==> flow/design.v <==
`timescale 1ns / 1ps
`default_nettype none
module bit_extender(X,Z);
	input wire [15:0] X;
	output wire [31:0] Z;
	wire [31:0] T;
	assign T[15:0] = X[15:0];
	assign T[31] = X[15];
	assign T[30] = X[15];
	assign T[29] = X[15];
	assign T[28] = X[15];
	assign T[27] = X[15];
	assign T[26] = X[15];
	assign T[25] = X[15];
	assign T[24] = X[15];
	assign T[23] = X[15];
	assign T[22] = X[15];
	assign T[21] = X[15];
	assign T[20] = X[15];
	assign T[19] = X[15];
	assign T[18] = X[15];
	assign T[17] = X[15];
	assign T[16] = X[15];
	assign Z = T;
endmodule
`default_nettype wire
`timescale 1ns / 1ps
`default_nettype none
module mux_2to1(X,Y,C,R);
   parameter N = 32;
   input  wire [(N-1):0] X, Y;
   input  wire           C;
   output wire [(N-1):0] R;
   assign R = C ? Y : X;
endmodule
`default_nettype wire
`timescale 1ns / 1ps
`default_nettype none
module mux_4to1(W,X,Y,Z,C,R);
   parameter N = 32;
	input  wire [(N-1):0] W, X, Y, Z;
	input  wire [1:0]     C;
	output wire [(N-1):0] R;
   wire [(N-1):0] mux_lsb_0_out, mux_lsb_1_out;
   mux_2to1 #(.N(N)) MUX_LSB_0 (.X(W), .Y(X), .C(C[0]), .R(mux_lsb_0_out));
   mux_2to1 #(.N(N)) MUX_LSB_1 (.X(Y), .Y(Z), .C(C[0]), .R(mux_lsb_1_out));
   mux_2to1 #(.N(N)) MUX_MSB (.X(mux_lsb_0_out), .Y(mux_lsb_1_out), .C(C[1]), .R(R));
endmodule
`default_nettype wire
`timescale 1ns / 1ps
`default_nettype none
module mux_16to1(X1,X2,X3,X4,X5,X6,X7,X8,X9,X10,X11,X12,X13,X14,X15,X16,C,R);
   parameter N = 32;
	input  wire [(N-1):0] X1, X2, X3, X4, X5, X6, X7, X8,
                         X9, X10, X11, X12, X13, X14, X15, X16;
	input  wire [3:0]     C;
	output wire [(N-1):0] R;
   wire [(N-1):0] mux_lsb_0_out, mux_lsb_1_out, mux_lsb_2_out, mux_lsb_3_out;
   mux_4to1 #(.N(N)) MUX_LSB_0 (.W(X1), .X(X2), .Y(X3), .Z(X4), .C(C[1:0]), .R(mux_lsb_0_out));
   mux_4to1 #(.N(N)) MUX_LSB_1 (.W(X5), .X(X6), .Y(X7), .Z(X8), .C(C[1:0]), .R(mux_lsb_1_out));
   mux_4to1 #(.N(N)) MUX_LSB_2 (.W(X9), .X(X10), .Y(X11), .Z(X12), .C(C[1:0]), .R(mux_lsb_2_out));
   mux_4to1 #(.N(N)) MUX_LSB_3 (.W(X13), .X(X14), .Y(X15), .Z(X16), .C(C[1:0]), .R(mux_lsb_3_out));
   mux_4to1 #(.N(N)) MUX_MSB (.W(mux_lsb_0_out), .X(mux_lsb_1_out),
         .Y(mux_lsb_2_out), .Z(mux_lsb_3_out), .C(C[3:2]), .R(R));
endmodule
`default_nettype wire
`timescale 1ns / 1ps
`default_nettype none
module equals(X,Y,Z);
   parameter N = 32;
	input  wire [(N-1):0] X, Y;
	output wire Z;
   wire [(N-1):0] xnor_result;
   assign xnor_result = ~(X ^ Y);  
   assign Z = & xnor_result;  
endmodule
`default_nettype wire
`timescale 1ns / 1ps
`default_nettype none
module add_1bit(X,Y,C_IN,Z,C_OUT);
	input  wire X;
	input  wire Y;
	input  wire C_IN;
	output wire Z;
	output wire C_OUT;
   wire half_sum;
	assign half_sum = X ^ Y;
	assign Z = half_sum ^ C_IN;
	assign C_OUT = X ? (Y | C_IN) : (Y & C_IN);
endmodule
`default_nettype wire
`timescale 1ns / 1ps
`default_nettype none
module add_32bit(X,Y,C_IN,Z,C_OUT);
	input  wire [31:0] X;
	input  wire [31:0] Y;
	input  wire C_IN;
	output wire [31:0] Z;
	output wire C_OUT;
   wire [30:0] carry;
	add_1bit ADD0 (.X(X[0]), .Y(Y[0]), .C_IN(C_IN), .Z(Z[0]), .C_OUT(carry[0]));
	add_1bit ADD1 (.X(X[1]), .Y(Y[1]), .C_IN(carry[0]), .Z(Z[1]), .C_OUT(carry[1]));
	add_1bit ADD2 (.X(X[2]), .Y(Y[2]), .C_IN(carry[1]), .Z(Z[2]), .C_OUT(carry[2]));
	add_1bit ADD3 (.X(X[3]), .Y(Y[3]), .C_IN(carry[2]), .Z(Z[3]), .C_OUT(carry[3]));
	add_1bit ADD4 (.X(X[4]), .Y(Y[4]), .C_IN(carry[3]), .Z(Z[4]), .C_OUT(carry[4]));
	add_1bit ADD5 (.X(X[5]), .Y(Y[5]), .C_IN(carry[4]), .Z(Z[5]), .C_OUT(carry[5]));
	add_1bit ADD6 (.X(X[6]), .Y(Y[6]), .C_IN(carry[5]), .Z(Z[6]), .C_OUT(carry[6]));
	add_1bit ADD7 (.X(X[7]), .Y(Y[7]), .C_IN(carry[6]), .Z(Z[7]), .C_OUT(carry[7]));
	add_1bit ADD8 (.X(X[8]), .Y(Y[8]), .C_IN(carry[7]), .Z(Z[8]), .C_OUT(carry[8]));
	add_1bit ADD9 (.X(X[9]), .Y(Y[9]), .C_IN(carry[8]), .Z(Z[9]), .C_OUT(carry[9]));
	add_1bit ADD10 (.X(X[10]), .Y(Y[10]), .C_IN(carry[9]), .Z(Z[10]), .C_OUT(carry[10]));
	add_1bit ADD11 (.X(X[11]), .Y(Y[11]), .C_IN(carry[10]), .Z(Z[11]), .C_OUT(carry[11]));
	add_1bit ADD12 (.X(X[12]), .Y(Y[12]), .C_IN(carry[11]), .Z(Z[12]), .C_OUT(carry[12]));
	add_1bit ADD13 (.X(X[13]), .Y(Y[13]), .C_IN(carry[12]), .Z(Z[13]), .C_OUT(carry[13]));
	add_1bit ADD14 (.X(X[14]), .Y(Y[14]), .C_IN(carry[13]), .Z(Z[14]), .C_OUT(carry[14]));
	add_1bit ADD15 (.X(X[15]), .Y(Y[15]), .C_IN(carry[14]), .Z(Z[15]), .C_OUT(carry[15]));
	add_1bit ADD16 (.X(X[16]), .Y(Y[16]), .C_IN(carry[15]), .Z(Z[16]), .C_OUT(carry[16]));
	add_1bit ADD17 (.X(X[17]), .Y(Y[17]), .C_IN(carry[16]), .Z(Z[17]), .C_OUT(carry[17]));
	add_1bit ADD18 (.X(X[18]), .Y(Y[18]), .C_IN(carry[17]), .Z(Z[18]), .C_OUT(carry[18]));
	add_1bit ADD19 (.X(X[19]), .Y(Y[19]), .C_IN(carry[18]), .Z(Z[19]), .C_OUT(carry[19]));
	add_1bit ADD20 (.X(X[20]), .Y(Y[20]), .C_IN(carry[19]), .Z(Z[20]), .C_OUT(carry[20]));
	add_1bit ADD21 (.X(X[21]), .Y(Y[21]), .C_IN(carry[20]), .Z(Z[21]), .C_OUT(carry[21]));
	add_1bit ADD22 (.X(X[22]), .Y(Y[22]), .C_IN(carry[21]), .Z(Z[22]), .C_OUT(carry[22]));
	add_1bit ADD23 (.X(X[23]), .Y(Y[23]), .C_IN(carry[22]), .Z(Z[23]), .C_OUT(carry[23]));
	add_1bit ADD24 (.X(X[24]), .Y(Y[24]), .C_IN(carry[23]), .Z(Z[24]), .C_OUT(carry[24]));
	add_1bit ADD25 (.X(X[25]), .Y(Y[25]), .C_IN(carry[24]), .Z(Z[25]), .C_OUT(carry[25]));
	add_1bit ADD26 (.X(X[26]), .Y(Y[26]), .C_IN(carry[25]), .Z(Z[26]), .C_OUT(carry[26]));
	add_1bit ADD27 (.X(X[27]), .Y(Y[27]), .C_IN(carry[26]), .Z(Z[27]), .C_OUT(carry[27]));
	add_1bit ADD28 (.X(X[28]), .Y(Y[28]), .C_IN(carry[27]), .Z(Z[28]), .C_OUT(carry[28]));
	add_1bit ADD29 (.X(X[29]), .Y(Y[29]), .C_IN(carry[28]), .Z(Z[29]), .C_OUT(carry[29]));
	add_1bit ADD30 (.X(X[30]), .Y(Y[30]), .C_IN(carry[29]), .Z(Z[30]), .C_OUT(carry[30]));
	add_1bit ADD31 (.X(X[31]), .Y(Y[31]), .C_IN(carry[30]), .Z(Z[31]), .C_OUT(C_OUT));
endmodule
`default_nettype wire
`timescale 1ns / 1ps
`default_nettype none
module subtract_1bit(
   X,
   Y,
   C_IN,
   Z,
   C_OUT
);
	input  wire X;
	input  wire Y;
	input  wire C_IN;
	output wire Z;
	output wire C_OUT;
   assign Z = (X^Y)^C_IN;
   assign C_OUT = X ? (Y & C_IN) : (Y | C_IN);
endmodule
`default_nettype wire
`timescale 1ns / 1ps
`default_nettype none
module subtract_32bit(
   X,
   Y,
   C_IN,
   Z,
   C_OUT
);
	input  wire [31:0] X;
	input  wire [31:0] Y;
	input  wire C_IN;
	output wire [31:0] Z;
	output wire C_OUT;
   wire [30:0] carry;
   subtract_1bit sub1_0 (.X(X[0]), .Y(Y[0]), .C_IN(C_IN), .Z(Z[0]), .C_OUT(carry[0]));
   subtract_1bit sub1_1 (.X(X[1]), .Y(Y[1]), .C_IN(carry[0]), .Z(Z[1]), .C_OUT(carry[1]));
   subtract_1bit sub1_2 (.X(X[2]), .Y(Y[2]), .C_IN(carry[1]), .Z(Z[2]), .C_OUT(carry[2]));
   subtract_1bit sub1_3 (.X(X[3]), .Y(Y[3]), .C_IN(carry[2]), .Z(Z[3]), .C_OUT(carry[3]));
   subtract_1bit sub1_4 (.X(X[4]), .Y(Y[4]), .C_IN(carry[3]), .Z(Z[4]), .C_OUT(carry[4]));
   subtract_1bit sub1_5 (.X(X[5]), .Y(Y[5]), .C_IN(carry[4]), .Z(Z[5]), .C_OUT(carry[5]));
   subtract_1bit sub1_6 (.X(X[6]), .Y(Y[6]), .C_IN(carry[5]), .Z(Z[6]), .C_OUT(carry[6]));
   subtract_1bit sub1_7 (.X(X[7]), .Y(Y[7]), .C_IN(carry[6]), .Z(Z[7]), .C_OUT(carry[7]));
   subtract_1bit sub1_8 (.X(X[8]), .Y(Y[8]), .C_IN(carry[7]), .Z(Z[8]), .C_OUT(carry[8]));
   subtract_1bit sub1_9 (.X(X[9]), .Y(Y[9]), .C_IN(carry[8]), .Z(Z[9]), .C_OUT(carry[9]));
   subtract_1bit sub1_10 (.X(X[10]), .Y(Y[10]), .C_IN(carry[9]), .Z(Z[10]), .C_OUT(carry[10]));
   subtract_1bit sub1_11 (.X(X[11]), .Y(Y[11]), .C_IN(carry[10]), .Z(Z[11]), .C_OUT(carry[11]));
   subtract_1bit sub1_12 (.X(X[12]), .Y(Y[12]), .C_IN(carry[11]), .Z(Z[12]), .C_OUT(carry[12]));
   subtract_1bit sub1_13 (.X(X[13]), .Y(Y[13]), .C_IN(carry[12]), .Z(Z[13]), .C_OUT(carry[13]));
   subtract_1bit sub1_14 (.X(X[14]), .Y(Y[14]), .C_IN(carry[13]), .Z(Z[14]), .C_OUT(carry[14]));
   subtract_1bit sub1_15 (.X(X[15]), .Y(Y[15]), .C_IN(carry[14]), .Z(Z[15]), .C_OUT(carry[15]));
   subtract_1bit sub1_16 (.X(X[16]), .Y(Y[16]), .C_IN(carry[15]), .Z(Z[16]), .C_OUT(carry[16]));
   subtract_1bit sub1_17 (.X(X[17]), .Y(Y[17]), .C_IN(carry[16]), .Z(Z[17]), .C_OUT(carry[17]));
   subtract_1bit sub1_18 (.X(X[18]), .Y(Y[18]), .C_IN(carry[17]), .Z(Z[18]), .C_OUT(carry[18]));
   subtract_1bit sub1_19 (.X(X[19]), .Y(Y[19]), .C_IN(carry[18]), .Z(Z[19]), .C_OUT(carry[19]));
   subtract_1bit sub1_20 (.X(X[20]), .Y(Y[20]), .C_IN(carry[19]), .Z(Z[20]), .C_OUT(carry[20]));
   subtract_1bit sub1_21 (.X(X[21]), .Y(Y[21]), .C_IN(carry[20]), .Z(Z[21]), .C_OUT(carry[21]));
   subtract_1bit sub1_22 (.X(X[22]), .Y(Y[22]), .C_IN(carry[21]), .Z(Z[22]), .C_OUT(carry[22]));
   subtract_1bit sub1_23 (.X(X[23]), .Y(Y[23]), .C_IN(carry[22]), .Z(Z[23]), .C_OUT(carry[23]));
   subtract_1bit sub1_24 (.X(X[24]), .Y(Y[24]), .C_IN(carry[23]), .Z(Z[24]), .C_OUT(carry[24]));
   subtract_1bit sub1_25 (.X(X[25]), .Y(Y[25]), .C_IN(carry[24]), .Z(Z[25]), .C_OUT(carry[25]));
   subtract_1bit sub1_26 (.X(X[26]), .Y(Y[26]), .C_IN(carry[25]), .Z(Z[26]), .C_OUT(carry[26]));
   subtract_1bit sub1_27 (.X(X[27]), .Y(Y[27]), .C_IN(carry[26]), .Z(Z[27]), .C_OUT(carry[27]));
   subtract_1bit sub1_28 (.X(X[28]), .Y(Y[28]), .C_IN(carry[27]), .Z(Z[28]), .C_OUT(carry[28]));
   subtract_1bit sub1_29 (.X(X[29]), .Y(Y[29]), .C_IN(carry[28]), .Z(Z[29]), .C_OUT(carry[29]));
   subtract_1bit sub1_30 (.X(X[30]), .Y(Y[30]), .C_IN(carry[29]), .Z(Z[30]), .C_OUT(carry[30]));
   subtract_1bit sub1_31 (.X(X[31]), .Y(Y[31]), .C_IN(carry[30]), .Z(Z[31]), .C_OUT(C_OUT));
endmodule
`default_nettype wire
`timescale 1ns / 1ps
`default_nettype none
module set_less_than_32bit(X,Y,Z);
	input  wire [31:0] X;
	input  wire [31:0] Y;
	output wire Z;
   wire sign_bit_xor, sub_cout;
   wire [31:0] subtract_result;
   assign sign_bit_xor = X[31] ^ Y[31];
   subtract_32bit SUB1 (.X(X), .Y(Y), .Z(subtract_result), .C_IN(1'b0), .C_OUT(sub_cout));
   assign Z = sign_bit_xor ? X[31] : subtract_result[31];
endmodule
`default_nettype wire
`timescale 1ns / 1ps
`default_nettype none
module shift_left_1bit(X,Y,I,Z);
	input  wire [31:0] X;
	input  wire [31:0] Y;
	input  wire [31:0] I;
	output wire Z;
   wire [31:0] index;
   wire lt0, gt31, temp;
   subtract_32bit SUB (.X(I), .Y(Y), .Z(index), .C_IN(1'b0), .C_OUT(temp));
   set_less_than_32bit LT0 (.X(index), .Y(32'd0), .Z(lt0));
   set_less_than_32bit GT31 (.X(32'd31), .Y(index), .Z(gt31));
   assign Z = (lt0 | gt31) ? 1'b0 : X[index];
endmodule
`default_nettype wire
`timescale 1ns / 1ps
`default_nettype none
module shift_right_1bit(X,Y,I,V,Z);
	input  wire [31:0] X, Y, I;
   input  wire V;
	output wire Z;
   wire [31:0] index;
   wire lt32, gte0, temp;
   add_32bit ADD (.X(I), .Y(Y), .Z(index), .C_IN(1'b0), .C_OUT(temp));
   set_less_than_32bit LT32 (.X(index), .Y(32'd32), .Z(lt32));
   set_less_than_32bit GTE0 (.X(32'hffffffff), .Y(index), .Z(gte0));
   assign Z = (lt32 & gte0) ? X[index] : V;
endmodule
`default_nettype wire
`timescale 1ns / 1ps
`default_nettype none
module shift_left_32bit(X,Y,Z);
	input  wire [31:0] X;
	input  wire [31:0] Y;
	output wire [31:0] Z;
   wire [31:0] tempZ;
   shift_left_1bit BIT0 (.X(X), .Y(Y), .I(0), .Z(tempZ[0]));
   shift_left_1bit BIT1 (.X(X), .Y(Y), .I(1), .Z(tempZ[1]));
   shift_left_1bit BIT2 (.X(X), .Y(Y), .I(2), .Z(tempZ[2]));
   shift_left_1bit BIT3 (.X(X), .Y(Y), .I(3), .Z(tempZ[3]));
   shift_left_1bit BIT4 (.X(X), .Y(Y), .I(4), .Z(tempZ[4]));
   shift_left_1bit BIT5 (.X(X), .Y(Y), .I(5), .Z(tempZ[5]));
   shift_left_1bit BIT6 (.X(X), .Y(Y), .I(6), .Z(tempZ[6]));
   shift_left_1bit BIT7 (.X(X), .Y(Y), .I(7), .Z(tempZ[7]));
   shift_left_1bit BIT8 (.X(X), .Y(Y), .I(8), .Z(tempZ[8]));
   shift_left_1bit BIT9 (.X(X), .Y(Y), .I(9), .Z(tempZ[9]));
   shift_left_1bit BIT10 (.X(X), .Y(Y), .I(10), .Z(tempZ[10]));
   shift_left_1bit BIT11 (.X(X), .Y(Y), .I(11), .Z(tempZ[11]));
   shift_left_1bit BIT12 (.X(X), .Y(Y), .I(12), .Z(tempZ[12]));
   shift_left_1bit BIT13 (.X(X), .Y(Y), .I(13), .Z(tempZ[13]));
   shift_left_1bit BIT14 (.X(X), .Y(Y), .I(14), .Z(tempZ[14]));
   shift_left_1bit BIT15 (.X(X), .Y(Y), .I(15), .Z(tempZ[15]));
   shift_left_1bit BIT16 (.X(X), .Y(Y), .I(16), .Z(tempZ[16]));
   shift_left_1bit BIT17 (.X(X), .Y(Y), .I(17), .Z(tempZ[17]));
   shift_left_1bit BIT18 (.X(X), .Y(Y), .I(18), .Z(tempZ[18]));
   shift_left_1bit BIT19 (.X(X), .Y(Y), .I(19), .Z(tempZ[19]));
   shift_left_1bit BIT20 (.X(X), .Y(Y), .I(20), .Z(tempZ[20]));
   shift_left_1bit BIT21 (.X(X), .Y(Y), .I(21), .Z(tempZ[21]));
   shift_left_1bit BIT22 (.X(X), .Y(Y), .I(22), .Z(tempZ[22]));
   shift_left_1bit BIT23 (.X(X), .Y(Y), .I(23), .Z(tempZ[23]));
   shift_left_1bit BIT24 (.X(X), .Y(Y), .I(24), .Z(tempZ[24]));
   shift_left_1bit BIT25 (.X(X), .Y(Y), .I(25), .Z(tempZ[25]));
   shift_left_1bit BIT26 (.X(X), .Y(Y), .I(26), .Z(tempZ[26]));
   shift_left_1bit BIT27 (.X(X), .Y(Y), .I(27), .Z(tempZ[27]));
   shift_left_1bit BIT28 (.X(X), .Y(Y), .I(28), .Z(tempZ[28]));
   shift_left_1bit BIT29 (.X(X), .Y(Y), .I(29), .Z(tempZ[29]));
   shift_left_1bit BIT30 (.X(X), .Y(Y), .I(30), .Z(tempZ[30]));
   shift_left_1bit BIT31 (.X(X), .Y(Y), .I(31), .Z(tempZ[31]));
   mux_2to1 SPECIAL_CASE (.X(tempZ), .Y(32'b0), .C(Y[31]), .R(Z));
endmodule
`default_nettype wire
`timescale 1ns / 1ps
`default_nettype none
module shift_right_logical_32bit(X,Y,Z);
	input  wire [31:0] X;
	input  wire [31:0] Y;
	output wire [31:0] Z;
   wire [31:0] tempZ;
   shift_right_1bit BIT0 (.X(X), .Y(Y), .I(0), .V(1'b0), .Z(tempZ[0]));
   shift_right_1bit BIT1 (.X(X), .Y(Y), .I(1), .V(1'b0), .Z(tempZ[1]));
   shift_right_1bit BIT2 (.X(X), .Y(Y), .I(2), .V(1'b0), .Z(tempZ[2]));
   shift_right_1bit BIT3 (.X(X), .Y(Y), .I(3), .V(1'b0), .Z(tempZ[3]));
   shift_right_1bit BIT4 (.X(X), .Y(Y), .I(4), .V(1'b0), .Z(tempZ[4]));
   shift_right_1bit BIT5 (.X(X), .Y(Y), .I(5), .V(1'b0), .Z(tempZ[5]));
   shift_right_1bit BIT6 (.X(X), .Y(Y), .I(6), .V(1'b0), .Z(tempZ[6]));
   shift_right_1bit BIT7 (.X(X), .Y(Y), .I(7), .V(1'b0), .Z(tempZ[7]));
   shift_right_1bit BIT8 (.X(X), .Y(Y), .I(8), .V(1'b0), .Z(tempZ[8]));
   shift_right_1bit BIT9 (.X(X), .Y(Y), .I(9), .V(1'b0), .Z(tempZ[9]));
   shift_right_1bit BIT10 (.X(X), .Y(Y), .I(10), .V(1'b0), .Z(tempZ[10]));
   shift_right_1bit BIT11 (.X(X), .Y(Y), .I(11), .V(1'b0), .Z(tempZ[11]));
   shift_right_1bit BIT12 (.X(X), .Y(Y), .I(12), .V(1'b0), .Z(tempZ[12]));
   shift_right_1bit BIT13 (.X(X), .Y(Y), .I(13), .V(1'b0), .Z(tempZ[13]));
   shift_right_1bit BIT14 (.X(X), .Y(Y), .I(14), .V(1'b0), .Z(tempZ[14]));
   shift_right_1bit BIT15 (.X(X), .Y(Y), .I(15), .V(1'b0), .Z(tempZ[15]));
   shift_right_1bit BIT16 (.X(X), .Y(Y), .I(16), .V(1'b0), .Z(tempZ[16]));
   shift_right_1bit BIT17 (.X(X), .Y(Y), .I(17), .V(1'b0), .Z(tempZ[17]));
   shift_right_1bit BIT18 (.X(X), .Y(Y), .I(18), .V(1'b0), .Z(tempZ[18]));
   shift_right_1bit BIT19 (.X(X), .Y(Y), .I(19), .V(1'b0), .Z(tempZ[19]));
   shift_right_1bit BIT20 (.X(X), .Y(Y), .I(20), .V(1'b0), .Z(tempZ[20]));
   shift_right_1bit BIT21 (.X(X), .Y(Y), .I(21), .V(1'b0), .Z(tempZ[21]));
   shift_right_1bit BIT22 (.X(X), .Y(Y), .I(22), .V(1'b0), .Z(tempZ[22]));
   shift_right_1bit BIT23 (.X(X), .Y(Y), .I(23), .V(1'b0), .Z(tempZ[23]));
   shift_right_1bit BIT24 (.X(X), .Y(Y), .I(24), .V(1'b0), .Z(tempZ[24]));
   shift_right_1bit BIT25 (.X(X), .Y(Y), .I(25), .V(1'b0), .Z(tempZ[25]));
   shift_right_1bit BIT26 (.X(X), .Y(Y), .I(26), .V(1'b0), .Z(tempZ[26]));
   shift_right_1bit BIT27 (.X(X), .Y(Y), .I(27), .V(1'b0), .Z(tempZ[27]));
   shift_right_1bit BIT28 (.X(X), .Y(Y), .I(28), .V(1'b0), .Z(tempZ[28]));
   shift_right_1bit BIT29 (.X(X), .Y(Y), .I(29), .V(1'b0), .Z(tempZ[29]));
   shift_right_1bit BIT30 (.X(X), .Y(Y), .I(30), .V(1'b0), .Z(tempZ[30]));
   shift_right_1bit BIT31 (.X(X), .Y(Y), .I(31), .V(1'b0), .Z(tempZ[31]));
   mux_2to1 SPECIAL_CASE (.X(tempZ), .Y(32'b0), .C(Y[31]), .R(Z));
endmodule
`default_nettype wire
`timescale 1ns / 1ps
`default_nettype none
module shift_right_arithmetic_32bit(X,Y,Z);
	input  wire [31:0] X;
	input  wire [31:0] Y;
	output wire [31:0] Z;
   wire [31:0] tempZ;
   shift_right_1bit BIT0 (.X(X), .Y(Y), .I(0), .V(X[31]), .Z(tempZ[0]));
   shift_right_1bit BIT1 (.X(X), .Y(Y), .I(1), .V(X[31]), .Z(tempZ[1]));
   shift_right_1bit BIT2 (.X(X), .Y(Y), .I(2), .V(X[31]), .Z(tempZ[2]));
   shift_right_1bit BIT3 (.X(X), .Y(Y), .I(3), .V(X[31]), .Z(tempZ[3]));
   shift_right_1bit BIT4 (.X(X), .Y(Y), .I(4), .V(X[31]), .Z(tempZ[4]));
   shift_right_1bit BIT5 (.X(X), .Y(Y), .I(5), .V(X[31]), .Z(tempZ[5]));
   shift_right_1bit BIT6 (.X(X), .Y(Y), .I(6), .V(X[31]), .Z(tempZ[6]));
   shift_right_1bit BIT7 (.X(X), .Y(Y), .I(7), .V(X[31]), .Z(tempZ[7]));
   shift_right_1bit BIT8 (.X(X), .Y(Y), .I(8), .V(X[31]), .Z(tempZ[8]));
   shift_right_1bit BIT9 (.X(X), .Y(Y), .I(9), .V(X[31]), .Z(tempZ[9]));
   shift_right_1bit BIT10 (.X(X), .Y(Y), .I(10), .V(X[31]), .Z(tempZ[10]));
   shift_right_1bit BIT11 (.X(X), .Y(Y), .I(11), .V(X[31]), .Z(tempZ[11]));
   shift_right_1bit BIT12 (.X(X), .Y(Y), .I(12), .V(X[31]), .Z(tempZ[12]));
   shift_right_1bit BIT13 (.X(X), .Y(Y), .I(13), .V(X[31]), .Z(tempZ[13]));
   shift_right_1bit BIT14 (.X(X), .Y(Y), .I(14), .V(X[31]), .Z(tempZ[14]));
   shift_right_1bit BIT15 (.X(X), .Y(Y), .I(15), .V(X[31]), .Z(tempZ[15]));
   shift_right_1bit BIT16 (.X(X), .Y(Y), .I(16), .V(X[31]), .Z(tempZ[16]));
   shift_right_1bit BIT17 (.X(X), .Y(Y), .I(17), .V(X[31]), .Z(tempZ[17]));
   shift_right_1bit BIT18 (.X(X), .Y(Y), .I(18), .V(X[31]), .Z(tempZ[18]));
   shift_right_1bit BIT19 (.X(X), .Y(Y), .I(19), .V(X[31]), .Z(tempZ[19]));
   shift_right_1bit BIT20 (.X(X), .Y(Y), .I(20), .V(X[31]), .Z(tempZ[20]));
   shift_right_1bit BIT21 (.X(X), .Y(Y), .I(21), .V(X[31]), .Z(tempZ[21]));
   shift_right_1bit BIT22 (.X(X), .Y(Y), .I(22), .V(X[31]), .Z(tempZ[22]));
   shift_right_1bit BIT23 (.X(X), .Y(Y), .I(23), .V(X[31]), .Z(tempZ[23]));
   shift_right_1bit BIT24 (.X(X), .Y(Y), .I(24), .V(X[31]), .Z(tempZ[24]));
   shift_right_1bit BIT25 (.X(X), .Y(Y), .I(25), .V(X[31]), .Z(tempZ[25]));
   shift_right_1bit BIT26 (.X(X), .Y(Y), .I(26), .V(X[31]), .Z(tempZ[26]));
   shift_right_1bit BIT27 (.X(X), .Y(Y), .I(27), .V(X[31]), .Z(tempZ[27]));
   shift_right_1bit BIT28 (.X(X), .Y(Y), .I(28), .V(X[31]), .Z(tempZ[28]));
   shift_right_1bit BIT29 (.X(X), .Y(Y), .I(29), .V(X[31]), .Z(tempZ[29]));
   shift_right_1bit BIT30 (.X(X), .Y(Y), .I(30), .V(X[31]), .Z(tempZ[30]));
   shift_right_1bit BIT31 (.X(X), .Y(Y), .I(31), .V(X[31]), .Z(tempZ[31]));
   wire [31:0] test_minus1;
   wire [1:0] spec_cases;
   wire temp, test_gt31, test_lt0;
   add_32bit TEST_MINUS1_ADD (.X(X), .Y(32'b1), .Z(test_minus1), .C_IN(1'b0), .C_OUT(temp));
   set_less_than_32bit LT0 (.X(Y), .Y(32'b0), .Z(test_lt0));
   set_less_than_32bit GT31 (.X(32'd31), .Y(Y), .Z(test_gt31));
   assign spec_cases[0] = 1'b0;  
   assign spec_cases[1] = test_gt31 | test_lt0;
   mux_4to1 SPECIALCASES (.W(tempZ), .X(32'b0), .Y(32'b0), .Z(32'b0), .C(spec_cases), .R(Z));
endmodule
`default_nettype wire
`timescale 1ns / 1ps
`default_nettype none
module alu(X,Y,op_code,Z,overflow,equal,zero);
	input  wire [31:0] X;
	input  wire [31:0] Y;
	input  wire [3:0] op_code;
	output wire [31:0] Z;
	output wire overflow;
	output wire equal;
	output wire zero;
   wire [31:0] and_output, or_output,  xor_output, nor_output, add_output,
               sub_output, slt_output, srl_output, sra_output, sll_output;
   wire add_cout, sub_cout;
   assign and_output = X & Y;
   assign or_output  = X | Y;
   assign xor_output = X ^ Y;
   assign nor_output = ~or_output;
   add_32bit ADDER (.X(X), .Y(Y), .C_IN(1'b0), .Z(add_output), .C_OUT(add_cout));
   subtract_32bit SUBTRACTER (.X(X), .Y(Y), .C_IN(1'b0), .Z(sub_output), .C_OUT(sub_cout));
   set_less_than_32bit SLT (.X(X), .Y(Y), .Z(slt_output[0]));
   assign slt_output[31:1] = 31'b0;
   shift_right_logical_32bit SRL (.X(Y), .Y(X), .Z(srl_output));
   shift_right_arithmetic_32bit SRA (.X(Y), .Y(X), .Z(sra_output));
   shift_left_32bit SLL (.X(Y), .Y(X), .Z(sll_output));
   mux_16to1 RESULT_MUX
             (.X1(and_output),
              .X2(or_output),
              .X3(xor_output),
              .X4(nor_output),
              .X5(32'b0),
              .X6(add_output),
              .X7(sub_output),
              .X8(slt_output),
              .X9(srl_output),
              .X10(sll_output),
              .X11(sra_output),
              .X12(32'b0),
              .X13(32'b0),
              .X14(32'b0),
              .X15(32'b0),
              .X16(32'b0),
              .C(op_code),
              .R(Z));
    mux_16to1 #(.N(1)) VALIDITY_MUX
              (.X1(1'b1),
               .X2(1'b1),
               .X3(1'b1),
               .X4(1'b1),
               .X5(1'b1),  
               .X6(1'b1),
               .X7(1'b1),
               .X8(1'b1),
               .X9(1'b1),
               .X10(1'b1),
               .X11(1'b1),
               .X12(1'b0),
               .X13(1'b0),
               .X14(1'b0),
               .X15(1'b0),
               .X16(1'b0),
               .C(op_code),
               .R(is_valid));
    wire is_valid, sub_equal_0, z_equal_0, overflow_bit;
    wire [1:0] op_is_add_sub;
    equals #(.N(4)) IS_ADD (.X(op_code), .Y(4'b0101), .Z(op_is_add_sub[1]));
    equals #(.N(4)) IS_SUB (.X(op_code), .Y(4'b0110), .Z(op_is_add_sub[0]));
    equals #(.N(32)) SUB_IS_0 (.X(sub_output), .Y(32'b0), .Z(sub_equal_0));
    equals #(.N(32)) Z_IS_0 (.X(Z), .Y(32'b0), .Z(z_equal_0));
    wire sub_overflow = (X[31] ^ Y[31]) ? (X[31] ^ Z[31]) : 0;
    wire add_overflow = (X[31] ^ Y[31]) ? 0 : (X[31] ^ Z[31]);
    mux_4to1 #(.N(1)) OVERFLOW (.W(1'b0), .X(sub_overflow), .Y(add_overflow),
                                .Z(1'b0), .R(overflow_bit), .C(op_is_add_sub));
    assign equal = is_valid ? sub_equal_0 : 1'b0;
    assign zero = is_valid ? z_equal_0 : 1'b0;
    assign overflow = is_valid ? overflow_bit : 1'b0;
endmodule
`default_nettype wire
`timescale 1ns / 1ps
`default_nettype none
module alu_control(alu_op, opcode, F, op);
	input  wire [2:0] alu_op;  
   input  wire [5:0] opcode;
	input  wire [5:0] F;
	output reg [3:0] op;
	always @(*) begin
      op <= 4'b0101;  
      if (alu_op == 3'b000) begin
         if (opcode == 6'b001000) op <= 4'b0101;   
         else if (opcode == 6'b001100) op <= 4'b0000;   
         else if (opcode == 6'b001101) op <= 4'b0001;   
         else if (opcode == 6'b001010) op <= 4'b0111;   
         else if (opcode == 6'b001110) op <= 4'b0010;   
      end  
      else if (alu_op == 3'b001 || alu_op == 3'b100) op <= 4'b0101;
		else if (alu_op == 3'b010) op <= 4'b0110;
		else if (alu_op === 3'b011) begin
         if (F == 6'b100100) op <= 4'b0000;  
         else if (F == 6'b100101) op <= 4'b0001;  
         else if (F == 6'b100110) op <= 4'b0010;  
         else if (F == 6'b100111) op <= 4'b0011;  
         else if (F == 6'b100000) op <= 4'b0101;  
         else if (F == 6'b100010) op <= 4'b0110;  
         else if (F == 6'b101010) op <= 4'b0111;  
         else if (F == 6'b000010) op <= 4'b1000;  
         else if (F == 6'b000000) op <= 4'b1001;  
         else if (F == 6'b000011) op <= 4'b1010;  
		end
	end
endmodule
`default_nettype wire
`timescale 1ns / 1ps
`default_nettype none
module control_unit(cclk, rstb, I, State, PcWriteCond, PcWrite, IorD, MemRead, MemWrite,
   MemToReg, IrWrite, PcSource, AluOp, AluSrcA, AluSrcB, RegWrite, RegDst, NextState);
   input  wire cclk, rstb;
	input  wire [31:0] I;
   input  wire [3:0] State;
   output wire PcWrite, IorD, MemRead, MemWrite, MemToReg, IrWrite, RegWrite;
   output wire [1:0] PcSource, PcWriteCond, AluSrcA, AluSrcB, RegDst;
   output wire [2:0] AluOp;
   output reg  [3:0] NextState;
	wire R;   
   wire RS;  
	wire L;   
	wire S;   
	wire B;   
   wire J;   
   wire JAL;
	assign R = ~I[31] & ~I[30] & ~I[29] & ~I[28] & ~I[27] & ~I[26];
   assign RS = R & (I[5:2] == 4'b0000);
	assign L = I[31] & ~I[30] & ~I[29] & ~I[28] & I[27] & I[26];
	assign S = I[31] & ~I[30] & I[29] & ~I[28] & I[27] & I[26];
	assign B = ~I[31] & ~I[30] & ~I[29] & I[28] & ~I[27];
   assign J = (~I[31] & ~I[30] & ~I[29] & ~I[28] & I[27]) | (R & (I[20:0] == 20'd8));
   assign JAL = J & (I[31:26] == 6'b000011);
   assign PcWrite = (State == 4'b0000 | State == 4'b1001) ? 1'b1 : 1'b0;
   assign PcWriteCond = (State == 4'b1000) ? {B & I[26], B & ~I[26]} : 2'b0;
   assign IorD = (State == 4'b0011 | State == 4'b0101) ? 1'b1 : 1'b0;
   assign MemRead = (State == 4'b0000 | State == 4'b0011) ? 1'b1 : 1'b0;
   assign MemWrite = (State == 4'b0101) ? 1'b1 : 1'b0;
   assign MemToReg = (State == 4'b0100) ? 1'b1 : 1'b0;
   assign IrWrite = (State == 4'b0000) ? 1'b1 : 1'b0;
   assign RegWrite = (State == 4'b0100 | State == 4'b0111 | State == 4'b1011 | State == 4'b1101) ? 1'b1 : 1'b0;
   assign RegDst = (State == 4'b1101) ? 2'b10
         : (State == 4'b0111 ? 1'b1 : 1'b0);
   assign AluSrcA = (State == 4'b0010 | State == 4'b0110 |
         State == 4'b1000 | State == 4'b1010) ? (R & RS ? 2'b10 : 2'b01) : 2'b00;
   assign AluSrcB = (State == 4'b0000) ? 2'b01
         : ((State == 4'b0001) ? 2'b11
            : ((State == 4'b0010 | State == 4'b1010) ? 2'b10 : 2'b00));
   assign PcSource = (State == 4'b1000) ? 2'b01
         : ((State == 4'b1001) ? (R ? 2'b11 : 2'b10) : 2'b00);
	assign AluOp = (State == 4'b0000 | State == 4'b0001) ? 3'b100
      : (R ? 3'b011
         : (B ? 3'b010
            : ((L | S) ? 3'b001 : 3'b000)));
   always @(posedge cclk) begin
      if (~rstb) begin
         NextState <= 4'b0000;
      end else begin
         case (State)
         4'b0000: NextState <= 4'b0001;
         4'b0001: begin
            if (JAL) NextState <= 4'b1101;
            else if (J) NextState <= 4'b1001;
            else if (B) NextState <= 4'b1000;
            else if (L | S) NextState <= 4'b0010;
            else if (R) NextState <= 4'b0110;
            else NextState <= 4'b1010;
         end
         4'b0010: begin
            if (L) NextState <= 4'b0011;
            else if (S) NextState <= 4'b0101;
            else NextState <= 4'b1111;
         end
         4'b0011: begin
            if (L) NextState <= 4'b0100;
            else NextState <= 4'b1111;
         end
         4'b0100: begin
            if (L) NextState <= 4'b0000;
            else NextState <= 4'b1111;
         end
         4'b0101: begin
            if (S) NextState <= 4'b1100;
            else NextState <= 4'b1111;
         end
         4'b0110: begin
            if (R) NextState <= 4'b0111;
            else NextState <= 4'b1111;
         end
         4'b0111: begin
            if (R) NextState <= 4'b0000;
            else NextState <= 4'b1111;
         end
         4'b1000: begin
            if (B) NextState <= 4'b1100;
            else NextState <= 4'b1111;
         end
         4'b1001: begin
            if (J) NextState <= 4'b1100;
            else NextState <= 4'b1111;
         end
         4'b1010: begin
            if (~R && ~J) NextState <= 4'b1011;
            else NextState <= 4'b1111;
         end
         4'b1011: begin
            if (~R && ~J) NextState <= 4'b0000;
            else NextState <= 4'b1111;
         end
         4'b1100: NextState <= 4'b0000;
         4'b1101: begin
            if (JAL) NextState <= 4'b1001;
            else NextState <= 4'b1111;
         end
         default: NextState <= 4'b1111;
         endcase
      end
   end
endmodule
`default_nettype wire
`timescale 1ns / 1ps
`default_nettype none
module register_file(cclk,rstb,write,read_reg_0,read_reg_1,write_reg,write_data,reg0,reg1);
	input  wire cclk;
	input  wire rstb;
	input  wire write;
	input  wire [4:0] read_reg_0;
	input  wire [4:0] read_reg_1;
	input  wire [4:0] write_reg;
	input  wire [31:0] write_data;
	output wire [31:0] reg0;
	output wire [31:0] reg1;
   reg [31:0] registers[31:0];
   assign reg0 = registers[read_reg_0];
   assign reg1 = registers[read_reg_1];
   always @(posedge cclk) begin
      if (~rstb) begin
         registers[0] <= 32'b0;
         registers[1] <= 32'b0;
         registers[2] <= 32'b0;
         registers[3] <= 32'b0;
         registers[4] <= 32'b0;
         registers[5] <= 32'b0;
         registers[6] <= 32'b0;
         registers[7] <= 32'b0;
         registers[8] <= 32'b0;
         registers[9] <= 32'b0;
         registers[10] <= 32'b0;
         registers[11] <= 32'b0;
         registers[12] <= 32'b0;
         registers[13] <= 32'b0;
         registers[14] <= 32'b0;
         registers[15] <= 32'b0;
         registers[16] <= 32'b0;
         registers[17] <= 32'b0;
         registers[18] <= 32'b0;
         registers[19] <= 32'b0;
         registers[20] <= 32'b0;
         registers[21] <= 32'b0;
         registers[22] <= 32'b0;
         registers[23] <= 32'b0;
         registers[24] <= 32'b0;
         registers[25] <= 32'b0;
         registers[26] <= 32'b0;
         registers[27] <= 32'b0;
         registers[28] <= 32'b0;
         registers[29] <= 32'b0;
         registers[30] <= 32'b0;
         registers[31] <= 32'b0;
      end else begin
         if (write) begin
            registers[write_reg] <= write_data;
         end
      end
   end
endmodule
`default_nettype wire
`timescale 1ns/1ps
`default_nettype none
module mips(clk, rstb, mem_wr_data, mem_addr, mem_rd_data, mem_wr_ena, PC);
	input wire clk, rstb;
	output wire mem_wr_ena;
	output wire [31:0] mem_wr_data, mem_addr;
	input wire [31:0] mem_rd_data;             
	output reg [31:0] PC;
   reg  [31:0] MemDataReg, InstReg, RegA, RegB, AluOut;
   wire [4:0] RegFile_WriteAddr;
   wire [31:0] RegFile_WriteData;
   wire [31:0] RegFile_Data0, RegFile_Data1, AluAMux, AluBMux;
   wire Ctl_PcWrite, Ctl_IorD, Ctl_MemRead, Ctl_MemWrite,
        Ctl_MemToReg, Ctl_IrWrite, Ctl_RegWrite;
   wire [1:0] Ctl_PcWriteCond, Ctl_PcSource, Ctl_AluSrcA, Ctl_AluSrcB, Ctl_RegDst;
   wire [2:0] Ctl_AluOp;
   wire [3:0] Ctl_State;
   wire [3:0] AluCtl_AluOpcode;
   wire Alu_Zero;
   wire [31:0] Alu_Z;
   wire [31:0] SignExtend_Out;
   assign mem_addr = Ctl_IorD ? AluOut : PC;
   assign mem_wr_data = RegB;
   assign mem_wr_ena = Ctl_MemWrite;
   assign RegFile_WriteAddr = Ctl_RegDst[1] ? 5'd31 : (Ctl_RegDst[0] ? InstReg[15:11] : InstReg[20:16]);
   assign RegFile_WriteData = Ctl_RegDst[1] ? PC : (Ctl_MemToReg ? mem_rd_data : AluOut);
   assign AluAMux = Ctl_AluSrcA[1] ? InstReg[10:6] : (Ctl_AluSrcA[0] ? RegA : PC);
   assign AluBMux = Ctl_AluSrcB[1]
      ? (Ctl_AluSrcB[0] ? {SignExtend_Out[29:0],2'b0} : SignExtend_Out)
      : (Ctl_AluSrcB[0] ? 32'd4 : RegB);
	register_file REGFILE (.cclk(clk), .rstb(rstb), .write(Ctl_RegWrite),
         .write_reg(RegFile_WriteAddr), .write_data(RegFile_WriteData),
         .read_reg_0(InstReg[25:21]), .read_reg_1(InstReg[20:16]),
         .reg0(RegFile_Data0), .reg1(RegFile_Data1));
   control_unit CONTROL (.cclk(clk), .rstb(rstb), .I(InstReg), .State(Ctl_State),
      .PcWriteCond(Ctl_PcWriteCond), .PcWrite(Ctl_PcWrite), .IorD(Ctl_IorD),
      .MemRead(Ctl_MemRead), .MemWrite(Ctl_MemWrite), .MemToReg(Ctl_MemToReg),
      .IrWrite(Ctl_IrWrite), .PcSource(Ctl_PcSource), .AluOp(Ctl_AluOp),
      .AluSrcA(Ctl_AluSrcA), .AluSrcB(Ctl_AluSrcB), .RegWrite(Ctl_RegWrite),
      .RegDst(Ctl_RegDst), .NextState(Ctl_State));
   alu_control ALU_CONTROL (.alu_op(Ctl_AluOp),
      .opcode(InstReg[31:26]), .F(InstReg[5:0]), .op(AluCtl_AluOpcode));
   alu ALU (.X(AluAMux), .Y(AluBMux), .op_code(AluCtl_AluOpcode), .Z(Alu_Z), .zero(Alu_Zero));
   bit_extender SIGN_EXTEND (.X(InstReg[15:0]), .Z(SignExtend_Out));
   always @(posedge clk) begin
      if (~rstb) begin
         MemDataReg <= 32'b0;
         InstReg <= 32'b0;
         RegA <= 32'b0;
         RegB <= 32'b0;
         AluOut <= 32'b0;
         PC <= 32'h00400000;
      end else begin
         RegA <= RegFile_Data0;
         RegB <= RegFile_Data1;
         if (Ctl_MemToReg) MemDataReg <= mem_rd_data;
         if (Ctl_IrWrite) InstReg <= mem_rd_data;
         AluOut <= Alu_Z;
         if (Ctl_PcWrite || (Ctl_PcWriteCond[0] & Alu_Zero) ||
              (Ctl_PcWriteCond[1] & ~Alu_Zero)) begin
            case (Ctl_PcSource)
            2'b00: PC <= Alu_Z;
            2'b01: PC <= AluOut;
            2'b10: PC <= {PC[31:28], InstReg[25:0], 2'b0};
            2'b11: PC <= RegA;
            endcase
         end
      end
   end
endmodule
`default_nettype wire
* Tool chain data of mips
Tool output for the design above before and after an edit, in the order of the flow.
Lines under "unedited" count in the file above, lines under "edited" in the edited file.
"change": "edited" minus "unedited" as printed here.
Cell names lack the library's common part.
Not given: n/a
- Top module :: mips
- Clock :: clk
- Library :: sky130hd
- Corner :: tt_025C_1v80

* Diff
The edit as a unified diff against the file above.
This change comes from a script, not from a designer. The edited design behaves differently; no optimisation was intended.
#+begin_src diff
@@ -704,10 +704,8 @@
          InstReg <= 32'b0;
          RegA <= 32'b0;
-         RegB <= 32'b0;
          AluOut <= 32'b0;
          PC <= 32'h00400000;
       end else begin
          RegA <= RegFile_Data0;
-         RegB <= RegFile_Data1;
          if (Ctl_MemToReg) MemDataReg <= mem_rd_data;
          if (Ctl_IrWrite) InstReg <= mem_rd_data;
@@ -724,4 +722,5 @@
       end
    end
-endmodule
-`default_nettype wire
+   always @(*) RegB = RegFile_Data1;
+endmodule
+`default_nettype wire
#+end_src

* After elaboration
Counts by Yosys on the flattened word-level netlist (proc, flatten, opt, wreduce; memories kept). Print and check cells are left out.
Memory sizes are those after Yosys's memory passes, which may raise the word count (mostly to a power of two), join words into wider ones and drop unused or constant bits.
** Storage and ports
- register bits after elaboration :: unedited 100, edited 100, change 0
- RAM bits :: unedited 1024, edited 1024, change 0
- memories :: unedited 1, edited 1, change 0
- input bits :: unedited 34, edited 34, change 0
- output and inout port bits :: unedited 97, edited 97, change 0
- elaborated cells :: unedited 5945, edited 5946, change +1
** Operators by class
- equal/unequal tests :: unedited 36, edited 36, change 0
- shifts and indexed selects :: unedited 64, edited 64, change 0
- muxes and demuxes :: unedited 1184, edited 1186, change +2
- bitwise gates (word level) :: unedited 4642, edited 4642, change 0
- reductions and logical operators :: unedited 13, edited 12, change -1
** Operator list
- 2-to-1 mux 5 bit :: unedited 4, edited 6, change +2
- zero test 1 bit :: unedited 2, edited 1, change -1
- XOR 1 bit :: unedited 1879, edited 1879, change 0
- bitwise OR 1 bit :: unedited 1762, edited 1762, change 0
- 2-to-1 mux 1 bit :: unedited 1105, edited 1105, change 0
- AND 1 bit :: unedited 949, edited 949, change 0
- variable part select 32 x 32 -> 1 bit :: unedited 64, edited 64, change 0
- NOT 1 bit :: unedited 47, edited 47, change 0
- 2-to-1 mux 4 bit :: unedited 30, edited 30, change 0
- 2-to-1 mux 32 bit :: unedited 24, edited 24, change 0
- 2-to-1 mux 2 bit :: unedited 12, edited 12, change 0
- == test 6 bit with constant B :: unedited 7, edited 7, change 0
- == test 4 bit with constant B :: unedited 6, edited 6, change 0
- 2-to-1 mux 3 bit :: unedited 6, edited 6, change 0
- == test 6 x 4 -> 1 bit with constant B :: unedited 5, edited 5, change 0
- == test 4 x 3 -> 1 bit with constant B :: unedited 4, edited 4, change 0
- == test 6 x 2 -> 1 bit with constant B :: unedited 3, edited 3, change 0
- logical OR 1 bit :: unedited 3, edited 3, change 0
- == test 2 bit with constant B :: unedited 2, edited 2, change 0
- == test 4 x 2 -> 1 bit with constant B :: unedited 2, edited 2, change 0
- zero test 4 bit :: unedited 2, edited 2, change 0
- NOT 32 bit :: unedited 2, edited 2, change 0
- AND 32 bit :: unedited 1, edited 1, change 0
- == test 2 x 1 -> 1 bit with constant B :: unedited 1, edited 1, change 0
- == test 21 x 4 -> 1 bit with constant B :: unedited 1, edited 1, change 0
- == test 3 x 1 -> 1 bit with constant B :: unedited 1, edited 1, change 0
- == test 3 x 2 -> 1 bit with constant B :: unedited 1, edited 1, change 0
- == test 3 bit with constant B :: unedited 1, edited 1, change 0
Not every row of either side is listed.

* Logic depth
Depth = most cells in a row (Yosys ltp): at word level without a register or memory, in the mapped netlist without a sequential cell, where the memories' decode and read muxes count.
** Logic depth
- depth after elaboration :: unedited 86, edited 86, change 0
- ABC_AREA :: unedited 0, edited 0
- depth in mapped cells :: unedited 63, edited 60, change -3
- gate-level depth less buffers :: unedited 54, edited 53, change -1

* Mapped cells and area
Source: synth_stat.txt of the flow (Yosys; design flattened, memories mapped). It holds for the ABC_AREA given above (unset counts as 0); a run with the other value may have another netlist.
** Mapped netlist
- cell count :: unedited 8389, edited 8907, change +518
- synthesis area (um^2) :: unedited 97916.4, edited 97548.6, change -367.8
- area of sequential cells (um^2) :: unedited 34232.8, edited 33692.3, change -540.5
- flip-flop cells :: unedited 1198, edited 1171, change -27
- buffer cells :: unedited 584, edited 602, change +18
** Cell types
- mux2i_1 :: unedited 252, edited 637, change +385
- mux4_2 :: unedited 712, edited 386, change -326
- a22oi_1 :: unedited 40, edited 193, change +153
- o22ai_1 :: unedited 32, edited 115, change +83
- nand3_1 :: unedited 128, edited 186, change +58
- nand2_1 :: unedited 383, edited 433, change +50
- a21oi_1 :: unedited 158, edited 208, change +50
- o21ai_0 :: unedited 170, edited 131, change -39
- buf_6 :: unedited 11, edited 47, change +36
- a211oi_1 :: unedited 46, edited 79, change +33
- clkbuf_1 :: unedited 447, edited 415, change -32
- nor4_1 :: unedited 374, edited 405, change +31
- dfxtp_1 :: unedited 174, edited 147, change -27
- buf_1 :: unedited 81, edited 54, change -27
- buf_4 :: unedited 4, edited 29, change +25
- o31ai_1 :: unedited 43, edited 21, change -22
- a31oi_1 :: unedited 31, edited 53, change +22
- nor3_1 :: unedited 115, edited 99, change -16
Not every row of either side is listed.
By module: a second synthesis without flattening, with its own total; a netlist apart from the flattened one above.
** Second synthesis, totals
- cell total of the unflattened synthesis :: unedited 43791, edited 43723, change -68
- area (unflattened synthesis) (um^2) :: unedited 423301.0, edited 422471.4, change -829.6
Rows give one instance, submodules left out.
** By module, unedited
- subtract_1bit :: times used 7296, cells 4, area 32.5 um^2, sequential area 0.0 um^2
- add_1bit :: times used 2080, cells 2, area 33.8 um^2, sequential area 0.0 um^2
- register_file :: times used 1, cells 4646, area 55939.9 um^2, sequential area 30749.5 um^2
- shift_right_1bit :: times used 64, cells 34, area 357.8 um^2, sequential area 0.0 um^2
- shift_left_1bit :: times used 32, cells 26, area 341.6 um^2, sequential area 0.0 um^2
- mux_2to1 #(N=32) :: times used 18, cells 36, area 544.3 um^2, sequential area 0.0 um^2
- mips :: times used 1, cells 784, area 7930.1 um^2, sequential area 3203.1 um^2
- set_less_than_32bit :: times used 195, cells 4, area 16.3 um^2, sequential area 0.0 um^2
- alu :: times used 1, cells 200, area 1610.3 um^2, sequential area 0.0 um^2
- mux_2to1 :: times used 2, cells 36, area 544.3 um^2, sequential area 0.0 um^2
- control_unit :: times used 1, cells 127, area 823.3 um^2, sequential area 80.1 um^2
- equals #(N=32) :: times used 2, cells 43, area 346.6 um^2, sequential area 0.0 um^2
- mux_2to1 #(N=1) :: times used 18, cells 1, area 15.0 um^2, sequential area 0.0 um^2
- bit_extender :: times used 1, cells 32, area 240.2 um^2, sequential area 0.0 um^2
unedited: Further modules, not shown: 12.
** By module, edited
- subtract_1bit :: times used 7296, cells 4, area 32.5 um^2, sequential area 0.0 um^2
- add_1bit :: times used 2080, cells 2, area 33.8 um^2, sequential area 0.0 um^2
- register_file :: times used 1, cells 4646, area 55937.4 um^2, sequential area 30749.5 um^2
- shift_right_1bit :: times used 64, cells 34, area 357.8 um^2, sequential area 0.0 um^2
- shift_left_1bit :: times used 32, cells 26, area 341.6 um^2, sequential area 0.0 um^2
- mux_2to1 #(N=32) :: times used 18, cells 36, area 544.3 um^2, sequential area 0.0 um^2
- mips :: times used 1, cells 716, area 7103.1 um^2, sequential area 2562.5 um^2
- set_less_than_32bit :: times used 195, cells 4, area 16.3 um^2, sequential area 0.0 um^2
- alu :: times used 1, cells 200, area 1610.3 um^2, sequential area 0.0 um^2
- mux_2to1 :: times used 2, cells 36, area 544.3 um^2, sequential area 0.0 um^2
- control_unit :: times used 1, cells 127, area 823.3 um^2, sequential area 80.1 um^2
- equals #(N=32) :: times used 2, cells 43, area 346.6 um^2, sequential area 0.0 um^2
- mux_2to1 #(N=1) :: times used 18, cells 1, area 15.0 um^2, sequential area 0.0 um^2
- bit_extender :: times used 1, cells 32, area 240.2 um^2, sequential area 0.0 um^2
edited: Further modules, not shown: 12.

* Timing after synthesis
Path of least setup slack by OpenSTA after synthesis, without wires, with an ideal clock, recovery checks aside; 20% of the period is set as input and as output delay. Where synthesis merged equal registers, the netlist keeps one of their names.
** Path post-synthesis
- kind :: unedited flip-flop to flip-flop, edited flip-flop to flip-flop
- from :: unedited reg InstReg[4], edited reg CONTROL.NextState
- to :: unedited reg PC[22], edited reg PC[22]
- period (ns) :: unedited 13.0, edited 13.0, change 0.0
- library setup time (ns) :: unedited 0.125, edited 0.133, change +0.008
- launch time at the first pin (ns) :: unedited 0.000, edited 0.000, change 0.000
- arrival (ns) :: unedited 11.973, edited 12.156, change +0.183
- data required time (ns) :: unedited 12.875, edited 12.867, change -0.008
- path slack (ns) :: unedited 0.902, edited 0.711, change -0.191
- delay of the path (ns) :: unedited 12.098, edited 12.289, change +0.191
- stages :: unedited 52, edited 48, change -4
- buffers on the path :: unedited 5, edited 3, change -2
- synthesis period reached (ns) :: unedited 12.098, edited 12.289, change +0.191
"delay of the path" is the arrival time less input delay plus setup time.
"stages": output pins that drive a net of the path, with the launching flip-flop's if there is one; two outputs of one cell count as two.
"synthesis period reached" = period - worst setup slack (recovery checks aside). The figure is calculated, with input and output delays left at 20% of the set period.
Where an end lacks its bit number, it is one bit of the signal, or one of the new flip-flops if synthesis recoded a state register.
Between the ends stands the longest chain of elaborated cells between them, by number of cells; it is not shown to be the way that was timed. Of several equally long chains one is given.
A line is the first line of the expression or statement that the cell stems from. Yosys adds cells for indexed reads and writes and turns some case tables into memories.
A register here has more assigning lines than the two given.
On the way, post-synthesis, unedited:
- Path through :: dfxtp_1 > buf_6 > or4_4 > buf_6 > nor4_4 > or2_2 > clkbuf_1 > inv_1 > ha_1 > ha_1 > ha_1 > ha_1 > ha_1 > ha_1 > ha_1 > ha_1 > ha_1 > ha_1 > (+16 left out) > nor4_1 > nand3_1 > or3_1 > a222oi_1 > a31oi_1 > a2111oi_0 > a32oi_1 > a2111oi_0 > nand4_1 > nor4_1 > nand4_1 > nor4_2 > nand4_1 > nor4_4 > nor3_1 > buf_6 > buf_6 > mux2i_1
- Cells in the longest elaborated chain :: 80
- Elaborated cells between the ends (all ways) :: 5807
- Those cells by class :: 9 x eq/ne; 64 x shift; 1129 x mux; 4600 x logic; 5 x reduce/logical
** Ends and longest elaborated chain, post-synthesis, unedited
- from (decl) :: RTL line 665 : reg  [31:0] MemDataReg, InstReg, RegA, RegB, AluOut;
- from (assign) :: RTL line 704 : InstReg <= 32'b0;
- from (assign) :: RTL line 713 : if (Ctl_IrWrite) InstReg <= mem_rd_data;
- zero test 4 bit :: RTL line 507 : assign RS = R & (I[5:2] == 4'b0000);
- AND 1 bit :: RTL line 507
- AND 1 bit :: RTL line 524 : State == 4'b1000 | State == 4'b1010) ? (R & RS ? 2'b10 : 2'b01) : 2'b00;
- 2-to-1 mux 2 bit :: RTL line 524
- 2-to-1 mux 2 bit :: RTL line 523 : assign AluSrcA = (State == 4'b0010 | State == 4'b0110 |
- 2-to-1 mux 32 bit x2 :: RTL line 683 : assign AluAMux = Ctl_AluSrcA[1] ? InstReg[10:6] : (Ctl_AluSrcA[0] ? RegA : PC);
- 2-to-1 mux 1 bit :: RTL line 150 : assign C_OUT = X ? (Y & C_IN) : (Y | C_IN);
- (+61 left out)
- 2-to-1 mux 1 bit :: RTL line 212 : assign Z = sign_bit_xor ? X[31] : subtract_result[31];
- 2-to-1 mux 32 bit x4 :: RTL line 34 : assign R = C ? Y : X;
- NOT 32 bit :: RTL line 74 : assign xnor_result = ~(X ^ Y);
- AND reduction 32 bit :: RTL line 75 : assign Z = & xnor_result;
- 2-to-1 mux 1 bit :: RTL line 451 : assign zero = is_valid ? z_equal_0 : 1'b0;
- AND 1 bit :: RTL line 715 : if (Ctl_PcWrite || (Ctl_PcWriteCond[0] & Alu_Zero) ||
- logical OR 1 bit x2 :: RTL line 715
- to (assign) :: RTL line 718 : 2'b00: PC <= Alu_Z;
- to (assign) :: RTL line 719 : 2'b01: PC <= AluOut;
- to (decl) :: RTL line 664 : output reg [31:0] PC;
On the way, post-synthesis, edited:
- Path through :: dfxtp_1 > buf_2 > nor4_2 > a31oi_1 > clkbuf_1 > a22oi_1 > inv_1 > ha_1 > ha_1 > ha_1 > ha_1 > ha_1 > ha_1 > ha_1 > ha_1 > ha_1 > ha_1 > ha_1 > (+12 left out) > ha_1 > nor4_1 > nand3_1 > or3_1 > a31oi_1 > a21boi_0 > o2111ai_1 > nor4_1 > nand4b_1 > nor4_1 > nand4_1 > and4b_1 > nand4_1 > nand4bb_4 > or4_4 > nand3_2 > buf_4 > a31oi_1
- Cells in the longest elaborated chain :: 80
- Elaborated cells between the ends (all ways) :: 5815
- Those cells by class :: 13 x eq/ne; 64 x shift; 1127 x mux; 4604 x logic; 7 x reduce/logical
** Ends and longest elaborated chain, post-synthesis, edited
- from (decl) :: RTL line 498 : output reg  [3:0] NextState;
- from (assign) :: RTL line 536 : NextState <= 4'b0000;
- from (assign) :: RTL line 539 : 4'b0000: NextState <= 4'b0001;
- == test 4 x 2 -> 1 bit :: RTL line 527 : : ((State == 4'b0010 | State == 4'b1010) ? 2'b10 : 2'b00));
- bitwise OR 1 bit :: RTL line 527
- 2-to-1 mux 2 bit :: RTL line 527
- 2-to-1 mux 2 bit :: RTL line 526 : : ((State == 4'b0001) ? 2'b11
- 2-to-1 mux 2 bit :: RTL line 525 : assign AluSrcB = (State == 4'b0000) ? 2'b01
- 2-to-1 mux 32 bit :: RTL line 686 : : (Ctl_AluSrcB[0] ? 32'd4 : RegB);
- 2-to-1 mux 32 bit :: RTL line 684 : assign AluBMux = Ctl_AluSrcB[1]
- (+62 left out)
- 2-to-1 mux 1 bit :: RTL line 212 : assign Z = sign_bit_xor ? X[31] : subtract_result[31];
- 2-to-1 mux 32 bit x4 :: RTL line 34 : assign R = C ? Y : X;
- NOT 32 bit :: RTL line 74 : assign xnor_result = ~(X ^ Y);
- AND reduction 32 bit :: RTL line 75 : assign Z = & xnor_result;
- 2-to-1 mux 1 bit :: RTL line 451 : assign zero = is_valid ? z_equal_0 : 1'b0;
- AND 1 bit :: RTL line 713 : if (Ctl_PcWrite || (Ctl_PcWriteCond[0] & Alu_Zero) ||
- logical OR 1 bit x2 :: RTL line 713
- to (assign) :: RTL line 716 : 2'b00: PC <= Alu_Z;
- to (assign) :: RTL line 717 : 2'b01: PC <= AluOut;
- to (decl) :: RTL line 664 : output reg [31:0] PC;

* Worst path after layout
From the final timing report of the runs of pair 1: the path of least setup slack in the routed layout; clock arrival at registers is part of the times.
** Path post-layout
- kind :: unedited flip-flop to flip-flop, edited flip-flop to flip-flop
- from :: unedited reg InstReg[3], edited reg CONTROL.NextState
- to :: unedited reg PC[10], edited reg PC[8]
- period (ns) :: unedited 13.0, edited 13.0, change 0.0
- library setup time (ns) :: unedited 0.08, edited 0.11, change +0.03
- launch time at the first pin (ns) :: unedited 0.74, edited 0.79, change +0.05
- arrival (ns) :: unedited 13.23, edited 13.21, change -0.02
- data required time (ns) :: unedited 13.66, edited 13.68, change +0.02
- path slack (ns) :: unedited 0.43, edited 0.48, change +0.05
- stages :: unedited 52, edited 49, change -3
- buffers on the path :: unedited 1, edited 0, change -1
Where an end lacks its bit number, it is one bit of the signal, or one of the new flip-flops if synthesis recoded a state register.
Between the ends stands the longest chain of elaborated cells between them, by number of cells; it is not shown to be the way that was timed. Of several equally long chains one is given.
A register here has more assigning lines than the two given.
On the way, post-layout, unedited:
- Path through :: dfxtp_1 > or4_1 > o211ai_1 > nand3_2 > ha_1 > inv_1 > ha_1 > inv_1 > ha_1 > ha_1 > ha_1 > ha_1 > ha_1 > ha_1 > ha_1 > ha_1 > ha_1 > ha_1 > (+16 left out) > ha_1 > nor4_1 > nand3_1 > or3_1 > a222oi_1 > a31oi_1 > a2111oi_0 > a32oi_1 > a2111oi_2 > nand4_1 > nor4_1 > nand4_1 > nor4_2 > nand4_1 > nor4_4 > nor3_2 > buf_12 > o31ai_1
- Cells in the longest elaborated chain :: 80
- Elaborated cells between the ends (all ways) :: 5807
- Those cells by class :: 9 x eq/ne; 64 x shift; 1129 x mux; 4600 x logic; 5 x reduce/logical
** Ends and longest elaborated chain, post-layout, unedited
- from (decl) :: RTL line 665 : reg  [31:0] MemDataReg, InstReg, RegA, RegB, AluOut;
- from (assign) :: RTL line 704 : InstReg <= 32'b0;
- from (assign) :: RTL line 713 : if (Ctl_IrWrite) InstReg <= mem_rd_data;
- zero test 4 bit :: RTL line 507 : assign RS = R & (I[5:2] == 4'b0000);
- AND 1 bit :: RTL line 507
- AND 1 bit :: RTL line 524 : State == 4'b1000 | State == 4'b1010) ? (R & RS ? 2'b10 : 2'b01) : 2'b00;
- 2-to-1 mux 2 bit :: RTL line 524
- 2-to-1 mux 2 bit :: RTL line 523 : assign AluSrcA = (State == 4'b0010 | State == 4'b0110 |
- 2-to-1 mux 32 bit x2 :: RTL line 683 : assign AluAMux = Ctl_AluSrcA[1] ? InstReg[10:6] : (Ctl_AluSrcA[0] ? RegA : PC);
- 2-to-1 mux 1 bit :: RTL line 150 : assign C_OUT = X ? (Y & C_IN) : (Y | C_IN);
- (+61 left out)
- 2-to-1 mux 1 bit :: RTL line 212 : assign Z = sign_bit_xor ? X[31] : subtract_result[31];
- 2-to-1 mux 32 bit x4 :: RTL line 34 : assign R = C ? Y : X;
- NOT 32 bit :: RTL line 74 : assign xnor_result = ~(X ^ Y);
- AND reduction 32 bit :: RTL line 75 : assign Z = & xnor_result;
- 2-to-1 mux 1 bit :: RTL line 451 : assign zero = is_valid ? z_equal_0 : 1'b0;
- AND 1 bit :: RTL line 715 : if (Ctl_PcWrite || (Ctl_PcWriteCond[0] & Alu_Zero) ||
- logical OR 1 bit x2 :: RTL line 715
- to (assign) :: RTL line 718 : 2'b00: PC <= Alu_Z;
- to (assign) :: RTL line 719 : 2'b01: PC <= AluOut;
- to (decl) :: RTL line 664 : output reg [31:0] PC;
On the way, post-layout, edited:
- Path through :: dfxtp_1 > or4_1 > mux2i_1 > nand3_2 > ha_1 > ha_1 > inv_1 > ha_1 > ha_1 > inv_1 > ha_1 > ha_1 > ha_1 > ha_1 > ha_1 > ha_1 > ha_1 > ha_1 > (+13 left out) > ha_1 > ha_1 > ha_1 > ha_1 > ha_1 > nor4_1 > nand3_1 > nor3_1 > o22ai_1 > or4_1 > nor3_2 > and4b_1 > and4b_1 > nand4_1 > nand4bb_4 > o21ai_1 > nand3_4 > o221a_1
- Cells in the longest elaborated chain :: 80
- Elaborated cells between the ends (all ways) :: 5815
- Those cells by class :: 13 x eq/ne; 64 x shift; 1127 x mux; 4604 x logic; 7 x reduce/logical
** Ends and longest elaborated chain, post-layout, edited
- from (decl) :: RTL line 498 : output reg  [3:0] NextState;
- from (assign) :: RTL line 536 : NextState <= 4'b0000;
- from (assign) :: RTL line 539 : 4'b0000: NextState <= 4'b0001;
- == test 4 x 2 -> 1 bit :: RTL line 527 : : ((State == 4'b0010 | State == 4'b1010) ? 2'b10 : 2'b00));
- bitwise OR 1 bit :: RTL line 527
- 2-to-1 mux 2 bit :: RTL line 527
- 2-to-1 mux 2 bit :: RTL line 526 : : ((State == 4'b0001) ? 2'b11
- 2-to-1 mux 2 bit :: RTL line 525 : assign AluSrcB = (State == 4'b0000) ? 2'b01
- 2-to-1 mux 32 bit :: RTL line 686 : : (Ctl_AluSrcB[0] ? 32'd4 : RegB);
- 2-to-1 mux 32 bit :: RTL line 684 : assign AluBMux = Ctl_AluSrcB[1]
- (+62 left out)
- 2-to-1 mux 1 bit :: RTL line 212 : assign Z = sign_bit_xor ? X[31] : subtract_result[31];
- 2-to-1 mux 32 bit x4 :: RTL line 34 : assign R = C ? Y : X;
- NOT 32 bit :: RTL line 74 : assign xnor_result = ~(X ^ Y);
- AND reduction 32 bit :: RTL line 75 : assign Z = & xnor_result;
- 2-to-1 mux 1 bit :: RTL line 451 : assign zero = is_valid ? z_equal_0 : 1'b0;
- AND 1 bit :: RTL line 713 : if (Ctl_PcWrite || (Ctl_PcWriteCond[0] & Alu_Zero) ||
- logical OR 1 bit x2 :: RTL line 713
- to (assign) :: RTL line 716 : 2'b00: PC <= Alu_Z;
- to (assign) :: RTL line 717 : 2'b01: PC <= AluOut;
- to (decl) :: RTL line 664 : output reg [31:0] PC;

* Measured runs
Runs of the flow (Yosys, OpenROAD) on both versions; the two runs of a pair have the same settings. The constraints put input and output delay at 20% of the set period each and load the outputs with 0.01 pF.
Flow settings, pair 1:
- CORE_UTILIZATION :: 40
- PLACE_DENSITY :: 0.6
- period_ns :: 13.0
- CAP_MARGIN :: 20
- CORE_MARGIN :: 2
- SLEW_MARGIN :: 20
** Results, pair 1
- chip area in the Yosys report (um^2) :: unedited 97916.4, edited 97548.6, change -367.8
- area of the die (um^2) :: unedited 248767.0, edited 247840.0, change -927.0
- std-cell area (final layout) (um^2) :: unedited 107503.0, edited 107021.0, change -482.0
- final design utilization :: unedited 0.442, edited 0.441, change -0.001
- smallest setup slack (ns) :: unedited 0.431, edited 0.477, change +0.046
- sum of negative setup slack (ns) :: unedited 0.000, edited 0.000, change 0.000
- worst hold slack after layout (ns) :: unedited 0.472, edited 0.431, change -0.041
- total power of the final layout (µW) :: unedited 13039, edited 13543, change +504
- clock period reached (ns) :: unedited 12.569, edited 12.523, change -0.046
Flow settings, pair 2:
- ABC_AREA :: 0
- CORE_MARGIN :: 9
- CORE_UTILIZATION :: 43
- CTS_CLUSTER_DIAMETER :: 75
- SETUP_SLACK_MARGIN :: -0.05
- TNS_END_PERCENT :: 20
- period_ns :: 7.81
- CAP_MARGIN :: 20
- SLEW_MARGIN :: 20
** Results, pair 2
- chip area in the Yosys report (um^2) :: unedited 97916.4, edited 97548.6, change -367.8
- area of the die (um^2) :: unedited 245213.0, edited 244328.0, change -885.0
- std-cell area (final layout) (um^2) :: unedited 115816.0, edited 120599.0, change +4783.0
- final design utilization :: unedited 0.513, edited 0.536, change +0.023
- smallest setup slack (ns) :: unedited -3.225, edited -2.985, change +0.240
- sum of negative setup slack (ns) :: unedited -145.606, edited -132.791, change +12.815
- worst hold slack after layout (ns) :: unedited 0.454, edited 0.437, change -0.017
- total power of the final layout (µW) :: unedited 23304, edited 25434, change +2130
- clock period reached (ns) :: unedited 11.035, edited 10.795, change -0.240
By "clock period reached" is meant the clock period of the run minus its worst setup slack. This is arithmetic on one report: input and output delays are still those of the set period (20% each).
"total power of the final layout": no workload was simulated; the value follows from the tool's default switching activity.
